==> flow/design.v <==
module flex_counter
#(
	parameter NUM_CNT_BITS = 4
)
(
	input wire clk,
	input wire n_rst,
	input wire clear,
	input wire count_enable,
	input wire [(NUM_CNT_BITS-1):0] rollover_val,
	output logic [(NUM_CNT_BITS-1):0] count_out,
	output logic rollover_flag
);
	logic [(NUM_CNT_BITS-1):0] next_count;  
	logic next_rollover_flag;
	always_ff @ (posedge clk, negedge n_rst) begin
	if (n_rst == 1'b0) begin  
		rollover_flag <= 0;
		count_out <= 0;
	end
	else begin
		count_out <= next_count;
		rollover_flag <= next_rollover_flag;
	end
	end
	always_comb begin
	  next_count = count_out;
	  next_rollover_flag = 0;
	  if (clear == 1'b1) begin 
		next_count = 0;
	  end
	  else if ((rollover_val == count_out) && (count_enable == 1)) begin
		next_count = 1;
	  end
	  else if (count_enable == 1) begin 
		next_count = count_out + 1; 
	  end
	  if (rollover_val == next_count) begin 
		next_rollover_flag = 1'b1; 
	  end
	end
endmodule
module counter(
    input clk,
          n_rst,
          cnt_up,
          clear,
    output one_k_samples
);
flex_counter 
					#(
                        .NUM_CNT_BITS(10)
					)
					A1 (
                    .clk(clk), 
					.n_rst(n_rst), 
					.clear(clear), 
					.count_enable(cnt_up), 	
					.rollover_val(10'd1000),
					.count_out(),
					.rollover_flag(one_k_samples)
                    );
endmodule
module magnitude(
    input logic  [16:0] in,
    output logic [15:0] out
);
always_comb begin
    if (in[16] == 1'b1) begin  
        out = ~(in[15:0]) + 1;
    end
    else begin
        out = in[15:0];
    end
end
endmodule
module datapath (
    input  logic        clk,
    input  logic        n_reset,
    input  logic [2:0]  op,
    input  logic [3:0]  src1,
    input  logic [3:0]  src2,
    input  logic [3:0]  dest,
    input  logic [15:0] ext_data1,
    input  logic [15:0] ext_data2,
    output logic [16:0] outreg_data,
    output logic        overflow
);
    logic        w_en;
    logic [1:0]  w_data_sel;
    logic [1:0]  alu_op;
    logic [16:0] src1_data, src2_data, alu_result, dest_data;
    always_comb begin
        w_en = 1'b0;
        w_data_sel = 2'b10;
        alu_op = 2'b00;
        case (op)
            3'b001: begin w_en = 1'b1; w_data_sel = 2'b10; alu_op = 2'b00; end
            3'b010: begin w_en = 1'b1; w_data_sel = 2'b00; end
            3'b011: begin w_en = 1'b1; w_data_sel = 2'b01; end
            3'b100: begin w_en = 1'b1; w_data_sel = 2'b10; alu_op = 2'b01; end
            3'b101: begin w_en = 1'b1; w_data_sel = 2'b10; alu_op = 2'b10; end
            3'b110: begin w_en = 1'b1; w_data_sel = 2'b10; alu_op = 2'b11; end
            default: ;
        endcase
    end
    alu CORE (.src1_data(src1_data), .src2_data(src2_data), .alu_op(alu_op),
              .result(alu_result), .overflow(overflow));
    always_comb begin
        case (w_data_sel)
            2'b00:   dest_data = {1'b0, ext_data1};
            2'b01:   dest_data = {1'b0, ext_data2};
            default: dest_data = alu_result;
        endcase
    end
    register_file RF (.clk(clk), .n_reset(n_reset), .w_en(w_en),
                      .r1_sel(src1), .r2_sel(src2), .w_sel(dest),
                      .w_data(dest_data), .r1_data(src1_data),
                      .r2_data(src2_data), .outreg_data(outreg_data));
endmodule
module alu (
    input  logic [16:0] src1_data,
    input  logic [16:0] src2_data,
    input  logic [1:0]  alu_op,
    output logic [16:0] result,
    output logic        overflow
);
    logic [17:0] large_sum, large_dif;
    logic [31:0] full_mult;
    assign large_sum = {src1_data[16], src1_data} + {src2_data[16], src2_data};
    assign large_dif = {src1_data[16], src1_data} - {src2_data[16], src2_data};
    assign full_mult = src1_data[15:0] * src2_data[15:0];
    always_comb begin
        case (alu_op)
            2'b00: begin result = src1_data; overflow = 1'b0; end
            2'b01: begin result = large_sum[16:0]; overflow = large_sum[17] ^ large_sum[16]; end
            2'b10: begin result = large_dif[16:0]; overflow = large_dif[17] ^ large_dif[16]; end
            default: begin result = {1'b0, full_mult[30:15]}; overflow = full_mult[31]; end
        endcase
    end
endmodule
module register_file (
    input  logic        clk,
    input  logic        n_reset,
    input  logic        w_en,
    input  logic [3:0]  r1_sel,
    input  logic [3:0]  r2_sel,
    input  logic [3:0]  w_sel,
    input  logic [16:0] w_data,
    output logic [16:0] r1_data,
    output logic [16:0] r2_data,
    output logic [16:0] outreg_data
);
    logic [16:0] regs_matrix [15:0];
    always_ff @ (posedge clk, negedge n_reset) begin
        if (!n_reset) begin
            for (int i = 0; i < 16; i++) regs_matrix[i] <= 17'd0;
        end
        else if (w_en) begin
            regs_matrix[w_sel] <= w_data;
        end
    end
    assign r1_data = regs_matrix[r1_sel];
    assign r2_data = regs_matrix[r2_sel];
    assign outreg_data = regs_matrix[0];
endmodule
module controller (
    input clk,
          n_rst,
    input logic dr,
                lc,
                overflow,
    output logic cnt_up,
                 clear,
                 modwait,
    output reg [2:0] op,
    output reg [3:0] src1,
                     src2,
                     dest,
    output logic err,
                 processed
);
typedef enum bit[4:0] {idle, 
                    eidle, 
                    eidle2,
                    load1, 
                    load2, 
                    load3, 
                    load4, 
                    coeff1, 
                    coeff2, 
                    coeff3, 
                    coeff4, 
                    store, 
                    check, 
                    zero, 
                    sort1, 
                    sort2, 
                    sort3, 
                    sort4, 
                    mul1, 
                    mul2, 
                    mul3, 
                    mul4, 
                    sub1, 
                    sub2, 
                    add1, 
                    add2, 
                    done
}firState;
firState curstate, nexstate;
logic next_modwait, next_processed;
always_ff @ (posedge clk, negedge n_rst) begin
    if (!n_rst)begin
    curstate <= idle;
    modwait <= 0;
    processed <= 0;
    end
    else begin
    curstate <= nexstate;
    modwait <= next_modwait;
    processed <= next_processed;
    end
end
always_comb begin
    nexstate = idle;
    err = 0;
    clear = 0;
    cnt_up = 0;
    next_modwait = 0;
    next_processed = 0;
    op = 3'b000;
    src1 = 4'd0;
    src2 = 4'd0;
    dest = 4'd0;
    case (curstate) 
        idle:
            begin
                next_modwait = 0; 
                clear = 0;
                cnt_up = 0;
                op = 3'b000;
                err = 0;
                if (lc) begin
                    nexstate = load1;
                end
                else if (dr) begin
                    nexstate = store;
                    next_modwait = 1;
                end
                else begin
                    nexstate = idle;
                end
            end
        eidle:
                begin
                    err = 1;
                    next_modwait = 0;
                    nexstate = eidle2;
                end
        eidle2:
                begin
                    err = 1;
                    if (lc) begin
                        nexstate = load1;
                    end
                    else if (dr) begin
                        nexstate = store;
                    end
                    else begin
                        nexstate = eidle2; 
                    end
                end
        load1:  
                begin
                    next_modwait = 1;
                    clear = 1;
                    err = 0;
                    op = 3'b011;
                    dest = 4'd5;  
                    nexstate = coeff1;
                end
        coeff1:  
                begin
                    next_modwait = 0;
                    clear = 0;
                    op = 3'b000;
                    if (lc) begin
                        nexstate = load2;
                    end
                    else begin
                        nexstate = coeff1;
                    end
                end
        load2:
                begin
                    next_modwait = 1;
                    op = 3'b011;
                    dest = 4'd6;  
                    nexstate = coeff2;
                end
        coeff2:  
                begin
                    next_modwait = 0;
                    op = 3'b000;
                    if (lc) begin
                        nexstate = load3;
                    end
                    else begin
                        nexstate = coeff2;
                    end
                end
        load3:
                begin
                    next_modwait = 1;
                    op = 3'b011;
                    dest = 4'd7;  
                    nexstate = coeff3;
                end
        coeff3:  
                begin
                    next_modwait = 0;
                    op = 3'b000;
                    if (lc) begin
                        nexstate = load4;
                    end
                    else begin
                    nexstate = coeff3;
                    end
                end
        load4:
                begin
                  next_modwait = 1;
                  op = 3'b011;
                  dest = 4'd8;  
                  nexstate = coeff4;
                end
        coeff4:  
                begin
                    next_modwait = 0;
                    op = 3'b000;
                    nexstate = idle;
                end
        store:  
                begin
                    if (dr) begin
                    cnt_up = 1;
                    next_modwait = 1;
                    op = 3'b010;
                    dest = 4'd9;  
                    nexstate = zero;
                    end
                    else begin
                        nexstate = eidle;
                    end
                end
        zero:
                begin
                    cnt_up = 0;
                    next_modwait = 1;
                    src1 = 4'd0;
                    src2 = 4'd0;
                    dest = 4'd0;  
                    op = 3'b101;  
                    nexstate = sort1;
                end
        sort1:
                begin
                    next_modwait = 1;
                    src1 = 4'd2;
                    dest = 4'd1;  
                    op = 3'b001;  
                    nexstate = sort2;
                end
        sort2:
                begin
                    next_modwait = 1;
                    src1 = 4'd3;
                    dest = 4'd2;  
                    op = 3'b001;  
                    nexstate = sort3;
                end
        sort3:
                begin
                    next_modwait = 1;
                    src1 = 4'd4;
                    dest = 4'd3;  
                    op = 3'b001;  
                    nexstate = sort4;
                end
        sort4:
                begin
                    next_modwait = 1;
                    src1 = 4'd9;
                    dest = 4'd4;  
                    op = 3'b001;  
                    nexstate = mul1;
                end
        mul1:
                begin
                    next_modwait = 1;
                    src1 = 4'd4; 
                    src2 = 4'd5; 
                    dest = 4'd9;  
                    op = 3'b110;  
                    nexstate = sub1;
                end
        sub1:
                begin
                    next_modwait = 1;
                    src1 = 4'd0;
                    src2 = 4'd9;
                    dest = 4'd0;  
                    op = 3'b101;  
                    if (overflow) begin
                        nexstate = eidle;
                        next_processed = 1;
                    end
                    else begin
                        nexstate = mul2;
                    end
                end
        mul2: 
                begin
                    next_modwait = 1;
                    src1 = 4'd3; 
                    src2 = 4'd6; 
                    dest = 4'd9;  
                    op = 3'b110;  
                    nexstate = add1;
                end
        add1:
                begin
                    next_modwait = 1;
                    src1 = 4'd0;
                    src2 = 4'd9;
                    dest = 4'd0;  
                    op = 3'b100;  
                    if (overflow) begin
                        nexstate = eidle;
                        next_processed = 1;
                    end
                    else begin
                        nexstate = mul3;
                    end
                end
        mul3:
                begin
                    next_modwait = 1;
                    src1 = 4'd2; 
                    src2 = 4'd7; 
                    dest = 4'd9;  
                    op = 3'b110;  
                    nexstate = sub2;
                end
        sub2:
                begin
                    next_modwait = 1;
                    src1 = 4'd0;
                    src2 = 4'd9;
                    dest = 4'd0;  
                    op = 3'b101;  
                    if (overflow) begin
                        nexstate = eidle;
                        next_processed = 1;
                    end
                    else begin
                        nexstate = mul4;
                    end
                end
        mul4:
                begin
                    next_modwait = 1;
                    src1 = 4'd1; 
                    src2 = 4'd8; 
                    dest = 4'd9;  
                    op = 3'b110;  
                    nexstate = add2;
                end
        add2:
                begin
                    next_modwait = 1;
                    src1 = 4'd0;
                    src2 = 4'd9;
                    dest = 4'd0;  
                    op = 3'b100;  
                    if (overflow) begin
                        nexstate = eidle;
                        next_processed = 1;
                    end
                    else begin
                        nexstate = done;
                        next_processed = 1;
                    end
                end
        done:
                begin
                    op = 3'b000;
                    next_modwait = 0;
                    nexstate = idle;
                end
    endcase
end
endmodule
module fir_filter(
    input clk,
          n_reset,
    input logic [15:0] sample_data,
                        fir_coefficient,
    input logic load_coeff,
                data_ready,
    output logic one_k_samples,
                 processed,
                 modwait,
    output logic [15:0] fir_out,
    output logic err
);
    logic  cnt_up,
          clear,
          overflow;
    logic [2:0] op;
    logic [3:0] src1, src2, dest;
    logic [16:0] outreg_data;  
    logic done;
    assign processed = done;
    controller    B1(
                    .clk(clk),
                    .n_rst(n_reset),
                    .dr(data_ready),
                    .lc(load_coeff),
                    .overflow(overflow),
                    .cnt_up(cnt_up),
                    .clear(clear),
                    .modwait(modwait),
                    .op(op),
                    .src1(src1),
                    .src2(src2),
                    .dest(dest),
                    .err(err),
                    .processed(done)
                    );
    counter   C1(
                    .clk(clk),
                    .n_rst(n_reset),
                    .cnt_up(cnt_up),
                    .clear(clear),
                    .one_k_samples(one_k_samples)
                    );
    datapath    D1(
                    .clk(clk),
                    .n_reset(n_reset),
                    .op(op),
                    .src1(src1),
                    .src2(src2),
                    .dest(dest),
                    .ext_data1(sample_data),
                    .ext_data2(fir_coefficient),
                    .outreg_data(outreg_data),
                    .overflow(overflow)
                    );
    magnitude   E1(
                    .in(outreg_data),
                    .out(fir_out)
                    );
endmodule
module coefficient_loader(
    input clk,
          n_reset,
    input logic new_coefficient_set,
    input logic modwait,
    output logic load_coeff,
    output logic [1:0] coefficient_num,
    output logic clear_new_coefficient
);
typedef enum bit [2:0] {IDLE, 
                        F0,
                        F1,
                        F2,
			            F3} loadState;	
loadState state, nexstate;
always_ff @ (posedge clk, negedge n_reset) begin
    if(!n_reset) begin
        state <= IDLE;
    end
    else begin
        state <= nexstate;
    end
end
always_comb begin
     nexstate = state;  
     coefficient_num = 2'b00;  
     load_coeff = 0;  
     clear_new_coefficient = 0;  
    case (state)
        IDLE:
            begin
                clear_new_coefficient = 0;
                if(new_coefficient_set && !modwait) begin
                    nexstate = F0;
                end
                else begin
                    nexstate = IDLE;
                end
            end
        F0:
            begin
                coefficient_num = 2'b00;  
                if(!modwait) begin
                    load_coeff = 1;  
                end
                else if (load_coeff && !modwait) begin
                    load_coeff = 0;  
                end
                else begin
                    nexstate = F1;  
                end
            end
        F1:
            begin
                coefficient_num = 2'b01;  
                if(!modwait) begin
                    load_coeff = 1;  
                end
                else if (load_coeff) begin
                    load_coeff = 0;  
                end
                else begin
                     nexstate = F2;  
                end
            end
        F2:
            begin
                 coefficient_num = 2'b10;  
                if(!modwait) begin
                    load_coeff = 1;  
                end
                else if (load_coeff) begin
                    load_coeff = 0;  
                end
                else begin
                    nexstate = F3;  
                end
            end
        F3:
            begin
                  coefficient_num = 2'b11;  
                if(!modwait) begin
                    load_coeff = 1;  
                end
                else if (load_coeff) begin
                    load_coeff = 0;  
                end
                else begin
                    nexstate = IDLE;  
                    clear_new_coefficient = 1;  
                end
            end
    endcase 
end
endmodule
module ahb_lite_slave(
    input   clk,
            n_rst,
    output logic [15:0] sample_data,
    output logic data_ready,
                new_coefficient_set,
    input logic clear_new_coefficient,
                processed,
    input logic [1:0] coefficient_num,
    output logic [15:0] fir_coefficient,
    input logic modwait,
    input logic [15:0] fir_out,
    input logic err,
                hsel,
    input logic [3:0] haddr,
    input logic hsize,
    input logic [1:0] htrans,
    input logic hwrite,
    input logic [15:0] hwdata,
    output logic [15:0] hrdata,
    output logic hresp
);
logic [15:0] [7:0] register, nexregister; 
logic [15:0] nexhrdata, nexfir_coefficient;
logic next_data_ready;
logic write1, nexwrite1;
logic [3:0]storeadd, nexstoreadd;
always_ff @ (posedge clk, negedge n_rst) begin
if(!n_rst) begin
    hrdata <= 0;
    data_ready <= 0;
    write1 <= 0;
    storeadd <= 0;
    register[0] <= 0;
    register[1] <= 0;
    register[2] <= 0;
    register[3] <= 0;
    register[4] <= 0;
    register[5] <= 0;
    register[6] <= 0;
    register[7] <= 0;
    register[8] <= 0;
    register[9] <= 0;
    register[10] <= 0;
    register[11] <= 0;
    register[12] <= 0;
    register[13] <= 0;
    register[14] <= 0;
    register[15] <= 0;
end
else begin
    hrdata <= nexhrdata;
    data_ready <= next_data_ready;
    write1 <= nexwrite1;
    storeadd <= nexstoreadd;
    register[0] <= nexregister[0];
    register[1] <= nexregister[1];
    register[2] <= nexregister[2];
    register[3] <= nexregister[3];
    register[4] <= nexregister[4];
    register[5] <= nexregister[5];
    register[6] <= nexregister[6];
    register[7] <= nexregister[7];
    register[8] <= nexregister[8];
    register[9] <= nexregister[9];
    register[10] <= nexregister[10];
    register[11] <= nexregister[11];
    register[12] <= nexregister[12];
    register[13] <= nexregister[13];
    register[14] <= nexregister[14];
    register[15] <= nexregister[15];
end
end
always_comb begin
    hresp = 0;  
    nexhrdata = 0;  
    if(processed) begin
        next_data_ready = 0;
    end
    else begin
        next_data_ready = data_ready;  
    end
    nexwrite1 = write1;  
    nexstoreadd = storeadd;  
    nexregister[0][0] = {modwait | new_coefficient_set | data_ready | write1 | (hsel & hwrite & (htrans == 2'd2))};  
    nexregister[0][7:1] = {7'd0};  
    nexregister[1][0] = {err};  
    nexregister[1][7:1] = {7'd0};  
    nexregister[2] = fir_out[7:0];
    nexregister[3] = fir_out[15:8];
    nexregister[4] = register[4];
    nexregister[5] = register[5];
    nexregister[6] = register[6];
    nexregister[7] = register[7];
    nexregister[8] = register[8];
    nexregister[9] = register[9];
    nexregister[10] = register[10];
    nexregister[11] = register[11];
    nexregister[12] = register[12];
    nexregister[13] = register[13];
    if (clear_new_coefficient) begin
        nexregister[14] = 8'h0000;
    end
    else begin
        nexregister[14] = register[14];
    end
    nexregister[15] = register[15];
            if (write1) begin
                nexwrite1 = 0;  
                if({storeadd[3:1], 1'b0} == 4'd4) 
                begin
                    next_data_ready = 1'b1;
                end
                nexregister[{storeadd[3:1], 1'b0}] = hwdata[7:0];  
                nexregister[{storeadd[3:1], 1'b1}] = hwdata[15:8];  
            end
    if (hsel)  
    begin
        if(haddr < 0  ||  14 < haddr)
        begin
            hresp = 1;
        end
        else
        begin
            if(hwrite && (htrans == 2'd2)) 
            begin
                if(!hsize)  
                begin
                    if(!((haddr == 0)
                    | (haddr == 1)
                    | (haddr == 2)
                    | (haddr == 3))) 
                    begin
                        if(haddr[3:1] == 4'd6) 
                        begin
                            next_data_ready = 1'b1;
                        end
                        nexregister[haddr] = hwdata;  
                    end
                    else  
                    begin
                            hresp = 1;  
                    end  
                end
                else  
                begin
                    if(!((haddr == 0)
                    | (haddr == 1)
                    | (haddr == 2)
                    | (haddr == 3))) 
                    begin
                        nexwrite1 = 1;  
                        nexstoreadd = haddr;  
                    end
                    else  
                    begin
                            hresp = 1;  
                    end  
                end
            end
            else 
            begin
                if(!hsize)  
                begin
                        nexhrdata = register[haddr];  
                end
                else  
                begin
                       nexhrdata[7:0] = nexregister[{haddr[3:1], 1'b0}];  
                       nexhrdata[15:8] = nexregister[{haddr[3:1], 1'b1}];  
                end
            end
        end
    end
end
assign fir_coefficient = {register[7 + (coefficient_num * 2)], register[6 + (coefficient_num * 2)]};
assign new_coefficient_set = {register[14][0]};
assign  sample_data = {register[5], register[4]};
endmodule
module ahb_lite_fir_filter(
    input clk,
          n_rst,
    input logic hsel,
    input logic [3:0] haddr,
    input logic hsize,
    input logic [1:0] htrans,
    input logic hwrite,
    input logic [15:0] hwdata,
    output logic [15:0] hrdata,
    output logic hresp
);
logic [15:0] fir_out, sample_data, fir_coefficient;
logic [1:0] coefficient_num;
logic processed, err, modwait, data_ready, new_coefficient_set, load_coeff, clear_new_coefficient;
ahb_lite_slave AHB (.clk(clk), 
                    .n_rst(n_rst),
                    .fir_out(fir_out),
                    .modwait(modwait),
                    .err(err),
                    .sample_data(sample_data),
                    .data_ready(data_ready),
                    .fir_coefficient(fir_coefficient),
                    .new_coefficient_set(new_coefficient_set),
                    .coefficient_num(coefficient_num),
                    .clear_new_coefficient(clear_new_coefficient),
                    .hsel(hsel),
                    .htrans(htrans),
                    .haddr(haddr),
                    .hsize(hsize),
                    .hwrite(hwrite),
                    .hwdata(hwdata),
                    .hrdata(hrdata),
                    .hresp(hresp),
                    .processed(processed));
coefficient_loader CFL  (.clk(clk),
                        .n_reset(n_rst),
                        .new_coefficient_set(new_coefficient_set),
                        .modwait(modwait),
                        .load_coeff(load_coeff),
                        .coefficient_num(coefficient_num),
                        .clear_new_coefficient(clear_new_coefficient));
fir_filter FF      (.clk(clk),
                  .n_reset(n_rst),
                  .sample_data(sample_data),
                  .fir_coefficient(fir_coefficient),
                  .load_coeff(load_coeff),
                  .data_ready(data_ready),
                  .one_k_samples(),
                  .modwait(modwait),
                  .fir_out(fir_out),
                  .err(err),
                  .processed(processed)
);
endmodule
Step by step through the tools: ahb_lite_fir_filter --
Tool output for the design above, in the order of the flow. Lines are those of the file above, counted from 1. Library cell names are shortened. Not given: n/a
Inputs: design top ahb_lite_fir_filter, clock clk, cell library sky130hd, corner tt_025C_1v80

Elaborated design --
Source: Yosys, flattened and elaborated. Widths are those after wreduce. Registers that Yosys merges into a memory's read port (data or address) are not register bits. Print and check cells do not count.
Storage and ports: input port bits 27, output and inout bits 17, bits in registers 432, elaborated cells 318
Operators by class: $mul 1, bitwise logic cells 14, equality and inequality tests 109, order comparisons 2, multiplexer cells 108, add/sub/neg operators 5, reductions and logical operators 49, shift-type cells 5
Operators by type and width (number):
- 2-to-1 mux 128 bit | 6
- case mux 17 bit (select 16 bit) | 2
- multiplier 16 x 16 -> 32 bit | 1
- variable part select 128 x 8 -> 8 bit | 3
- 2-to-1 mux 8 bit | 36
- variable part select 128 x 32 -> 8 bit | 2
- == test 4 bit (second input constant) | 32
- case mux 5 bit (select 24 bit) | 1
- logical NOT 32 bit | 3
- == test 4 x 3 -> 1 bit (second input constant) | 16
- 2-to-1 mux 16 bit | 4
- case mux 17 bit (select 3 bit) | 1
- == test 5 bit (second input constant) | 10
- case mux 4 bit (select 10 bit) | 1
- case mux 4 bit (select 5 bit) | 2
- case mux 17 bit (select 2 bit) | 1
- AND reduction 2 bit | 16
- == test 4 x 2 -> 1 bit (second input constant) | 8
- 2-to-1 mux 4 bit | 8
- == test 5 x 4 -> 1 bit (second input constant) | 6
- 2-to-1 mux 1 bit | 28
- == test 3 bit (second input constant) | 9
- OR reduction 4 bit | 5
- == test 5 x 3 -> 1 bit (second input constant) | 4
- 2-to-1 mux 5 bit | 4
- adder 17 x 17 -> 18 bit | 1
- subtractor 17 x 17 -> 18 bit | 1
- == test 3 x 2 -> 1 bit (second input constant) | 6
Not listed: further kinds 37, cells in them 76.

Longest topological paths --
Yosys ltp: most cells in a row. Word level: on the elaborated netlist, between registers, memories and ports. Mapped: between sequential cells and ports; inverters and the memories' decode and read muxes count.
Logic depth: depth after elaboration 13, ABC_AREA 0, depth in mapped cells 35, depth with buffers taken out 31

Mapped cells and area --
Source: synth_stat.txt of the flow (Yosys; design flattened, memories mapped). It holds for the ABC_AREA given above (unset counts as 0); a run with the other value may have another netlist.
Mapped netlist: mapped area 0.0322272 sq mm, buffers 223, cells in the netlist 3523, mapped flip-flops 420, area of sequential cells 0.0105126 sq mm
Cell types:
- dfrtp_1 | number 418, total area 1.05E+04 sq um
- fa_1 | number 195, total area 3.9E+03 sq um
- mux2_2 | number 161, total area 1.81E+03 sq um
- nand2_1 | number 455, total area 1.71E+03 sq um
- ha_1 | number 136, total area 1.7E+03 sq um
- nor2_1 | number 401, total area 1.51E+03 sq um
- a21oi_1 | number 290, total area 1.45E+03 sq um
- mux4_2 | number 48, total area 1.08E+03 sq um
- inv_1 | number 278, total area 1.04E+03 sq um
- mux2i_1 | number 89, total area 890.854 sq um
- o21ai_0 | number 146, total area 730.701 sq um
- clkbuf_1 | number 168, total area 630.605 sq um
- a221oi_1 | number 38, total area 332.819 sq um
- a22oi_1 | number 43, total area 322.81 sq um
- a211oi_1 | number 38, total area 285.274 sq um
- nor2b_1 | number 34, total area 212.704 sq um
- a21o_1 | number 28, total area 210.202 sq um
- a311oi_1 | number 24, total area 210.202 sq um
Other cell types: 64; their cells: 533. The figures by module come from a second, unflattened synthesis with its own total; it is not the netlist above.
Second synthesis, totals: cells (unflattened synthesis) 3668, area (unflattened synthesis) 0.0376899 sq mm
Rows give one instance, submodules left out.
By module:
- register_file | sequential area 0.0068065 sq mm, cells 1364, area 0.0153948 sq mm, times used 1
- alu | sequential area 0 sq mm, cells 1199, area 0.0100196 sq mm, times used 1
- ahb_lite_slave | sequential area 0.0037286 sq mm, cells 805, area 0.0091888 sq mm, times used 1
- controller | sequential area 0.0007019 sq mm, cells 76, area 0.0010047 sq mm, times used 1
- flex_counter #(NUM_CNT_BITS=10) | sequential area 0.0002753 sq mm, cells 112, area 0.000991 sq mm, times used 1
- datapath | sequential area 0 sq mm, cells 44, area 0.0005092 sq mm, times used 1
- magnitude | sequential area 0 sq mm, cells 48, area 0.0003553 sq mm, times used 1
- coefficient_loader | sequential area 0.0001264 sq mm, cells 18, area 0.000219 sq mm, times used 1
- counter | sequential area 0 sq mm, cells 2, area 0.0000075 sq mm, times used 1
- ahb_lite_fir_filter | sequential area 0 sq mm, cells 0, area 0 sq mm, times used 1
- fir_filter | sequential area 0 sq mm, cells 0, area 0 sq mm, times used 1

Path before layout --
Source: OpenSTA report_checks on the synthesized netlist (no wires, ideal clock, input and output delay 20% of the period each), path of least setup slack; recovery checks are left aside. Register names are those of the netlist, which keeps one name where synthesis merged equal registers.
Timing after synthesis: kind register to register, from register FF.B1.curstate, to register FF.D1.RF.regs_matrix[14][7], clock period 12.0 ns, required time 11.867 ns, setup slack 3.823 ns, stages 32, buffers on the path 4, arrival 8.044 ns, time at the first pin 0.000 ns, library setup time 0.133 ns, path delay 8.177 ns, period reached after synthesis 8.177 ns
"path delay" = arrival - input delay + setup time. "stages" counts driving pins, that of a launching flip-flop among them; a cell with two outputs on the path counts twice. "period reached after synthesis" = period - worst setup slack (recovery checks aside). The figure is calculated, with input and output delays left at 20% of the set period. Where an end lacks its bit number, it is one bit of the signal, or one of the new flip-flops if synthesis recoded a state register. The rows between start and end are the longest chain of elaborated cells between them; the timing report does not say that the signal goes this way. Where chains are equally long, one stands for them. A line is the first line of the expression or statement that the cell stems from. Yosys adds cells for indexed reads and writes and turns some case tables into memories.
Between the ends, after synthesis: cell sequence dfrtp_1 -> or4_1 -> buf_2 -> nor3_1 -> clkbuf_1 -> a22oi_1 -> a31oi_1 -> clkbuf_1 -> ha_1 -> inv_1 -> fa_1 -> inv_1 -> fa_1 -> inv_1 -> fa_1 -> inv_1 -> fa_1 -> fa_1 -> inv_1 -> fa_1 -> inv_1 -> ha_1 -> a21oi_1 -> o21a_1 -> nor3b_1 -> and2_1 -> and3_1 -> o31a_1 -> xnor2_1 -> a21oi_1 -> buf_2 -> a21oi_1, cells in the longest elaborated chain 8, elaborated cells between the ends (all ways) 87, source lines of those cells 10, classes of those cells add/sub: 2; mul: 1; eq/ne: 58; mux: 11; reduce/logical: 15
RTL lines, path after synthesis:
- start, declared | line 211 | firState curstate, nexstate;
- start, assigned | line 215 | curstate <= idle;
- start, assigned | line 220 | curstate <= nexstate;
- == test 5 bit | line 236 | case (curstate)
- OR reduction 2 bit
- case mux 4 bit (select 5 bit) | line 236
- == test 4 bit | line 163 | assign r1_data = regs_matrix[r1_sel];
- case mux 17 bit (select 16 bit) | line 163
- multiplier 16 x 16 -> 32 bit | line 132 | assign full_mult = src1_data[15:0] * src2_data[15:0];
- case mux 17 bit (select 3 bit) | line 134 | case (alu_op)
- case mux 17 bit (select 2 bit) | line 110 | case (w_data_sel)
- end, assigned | line 157 | for (int i = 0; i < 16; i++) regs_matrix[i] <= 17'd0;
- end, assigned | line 160 | regs_matrix[w_sel] <= w_data;
- end, declared | line 154 | logic [16:0] regs_matrix [15:0];

Path in the finished layout --
Path of least setup slack in the final report of run 2 (OpenROAD, finished layout, wires in). Where an end is a register, its clock arrival counts in the times.
Timing post-layout: kind register to register, from register FF.B1.curstate, to register FF.B1.curstate, arrival 11.45 ns, clock period 15.1 ns, stages 28, setup slack 4.07 ns, buffers on the path 1, library setup time 0.17 ns, time at the first pin 0.60 ns, required time 15.53 ns
Where an end lacks its bit number, it is one bit of the signal, or one of the new flip-flops if synthesis recoded a state register. The rows between start and end are the longest chain of elaborated cells between them; the timing report does not say that the signal goes this way. Where chains are equally long, one stands for them.
Between the ends, post-layout: cell sequence dfrtp_1 -> nor2_4 -> buf_4 -> nand3_1 -> o21ai_2 -> clkinv_1 -> ha_1 -> inv_1 -> fa_1 -> fa_1 -> inv_1 -> fa_1 -> fa_1 -> fa_1 -> inv_1 -> fa_1 -> inv_1 -> ha_1 -> nand2_1 -> o21ai_0 -> a21o_1 -> a21oi_1 -> o21ai_0 -> nor3b_1 -> mux2i_1 -> a31oi_1 -> nor2_1 -> o22ai_1, cells in the longest elaborated chain 10, elaborated cells between the ends (all ways) 88, source lines of those cells 14, classes of those cells add/sub: 2; mul: 1; eq/ne: 58; mux: 12; logic: 2; reduce/logical: 13
RTL lines, path post-layout:
- start, declared | line 211 | firState curstate, nexstate;
- start, assigned | line 215 | curstate <= idle;
- start, assigned | line 220 | curstate <= nexstate;
- == test 5 bit | line 236 | case (curstate)
- OR reduction 2 bit
- case mux 4 bit (select 5 bit) | line 236
- == test 4 bit | line 163 | assign r1_data = regs_matrix[r1_sel];
- case mux 17 bit (select 16 bit) | line 163
- subtractor 17 x 17 -> 18 bit | line 131 | assign large_dif = {src1_data[16], src1_data} - {src2_data[16], src2_data};
- XOR 1 bit | line 137 | 2'b10: begin result = large_dif[16:0]; overflow = large_dif[17] ^ large_dif[16]; end
- case mux 1 bit (select 3 bit) | line 134 | case (alu_op)
- 2-to-1 mux 5 bit | line 487 | if (overflow) begin
- case mux 5 bit (select 24 bit) | line 236
- end, assigned | line 215
- end, assigned | line 220
- end, declared | line 211

Measured data: module ahb_lite_fir_filter, platform sky130hd, 2 stored runs of the flow under differing settings, order arbitrary. Input and output delays are each 20% of the period that was set; the output load is 0.01 pF.
"achieved clock period" is the run's clock period less its worst setup slack. It is reckoned from that one timing run; input and output delays stay at 20% of the period that was set.
"critical setup path time": the worst setup path's part of the clock period (all of it between registers, 20% less for each end at a port) less its slack. A launch clock that arrives late makes it longer, a capture clock that arrives late makes it shorter.
"total power of the final layout" rests on the timing tool's default activity at the inputs, not on a simulated workload.

[run 1] flow files
==> flow/run.sh <==
#!/bin/bash
# the make line also repeats the synthesis and layout settings of config.mk as NAME=value (left out here)
make -C /OpenROAD-flow-scripts/flow DESIGN_CONFIG=/design/flow/config.mk WORK_HOME=/design/flow/orfs CLKGATE_MAP_FILE= finish
==> flow/config.mk <==
export PLATFORM = sky130hd
export DESIGN_NAME = ahb_lite_fir_filter
export DESIGN_NICKNAME = ahb_lite_fir_filter
export VERILOG_FILES = /design/flow/design.v
export SDC_FILE = /design/flow/constraint.sdc
export NUM_CORES = 4
export LEC_CHECK = 0
export ABC_AREA = 1
export CAP_MARGIN = 30
export CELL_PAD_IN_SITES_GLOBAL_PLACEMENT = 1
export CORE_ASPECT_RATIO = 0.96
export CORE_MARGIN = 2
export CORE_UTILIZATION = 63
export CTS_CLUSTER_DIAMETER = 254
export GPL_ROUTABILITY_DRIVEN = 0
export GPL_TIMING_DRIVEN = 0
export HOLD_SLACK_MARGIN = 0.25
export MAX_ROUTING_LAYER = met4
export PLACE_DENSITY_LB_ADDON = 0.12
export SLEW_MARGIN = 10
export TNS_END_PERCENT = 80
==> flow/constraint.sdc <==
create_clock -name core_clock -period 12.0 [get_ports {clk}]
set_input_delay 2.4000 -clock core_clock [delete_from_list [all_inputs] [get_ports {clk}]]
set_output_delay 2.4000 -clock core_clock [all_outputs]
set_load 0.01 [all_outputs]

[run 1] result: no results, placement failed with FLW-0024

[run 2] flow files
==> flow/run.sh <==
#!/bin/bash
# the make line also repeats the synthesis and layout settings of config.mk as NAME=value (left out here)
make -C /OpenROAD-flow-scripts/flow DESIGN_CONFIG=/design/flow/config.mk WORK_HOME=/design/flow/orfs CLKGATE_MAP_FILE= finish
==> flow/config.mk <==
export PLATFORM = sky130hd
export DESIGN_NAME = ahb_lite_fir_filter
export DESIGN_NICKNAME = ahb_lite_fir_filter
export VERILOG_FILES = /design/flow/design.v
export SDC_FILE = /design/flow/constraint.sdc
export NUM_CORES = 4
export LEC_CHECK = 0
export CAP_MARGIN = 20
export CORE_MARGIN = 2
export CORE_UTILIZATION = 69
export PLACE_DENSITY_LB_ADDON = 0.17
export SETUP_SLACK_MARGIN = 2.63
export SLEW_MARGIN = 0
==> flow/constraint.sdc <==
create_clock -name core_clock -period 15.1 [get_ports {clk}]
set_input_delay 3.0200 -clock core_clock [delete_from_list [all_inputs] [get_ports {clk}]]
set_output_delay 3.0200 -clock core_clock [all_outputs]
set_load 0.01 [all_outputs]

[run 2] result: standard-cell area after routing 0.0349373 sq mm; utilization in the final report 75.4%; achieved clock period 11.027 ns; smallest hold slack 0.421 ns; setup slack of the critical path 4.073 ns; die footprint 0.0484506 sq mm; setup TNS 0.000 ns; critical setup path time 11.03 ns; class of the worst setup path register to register; total power of the final layout 2.659 mW; synthesis area 0.0322272 sq mm
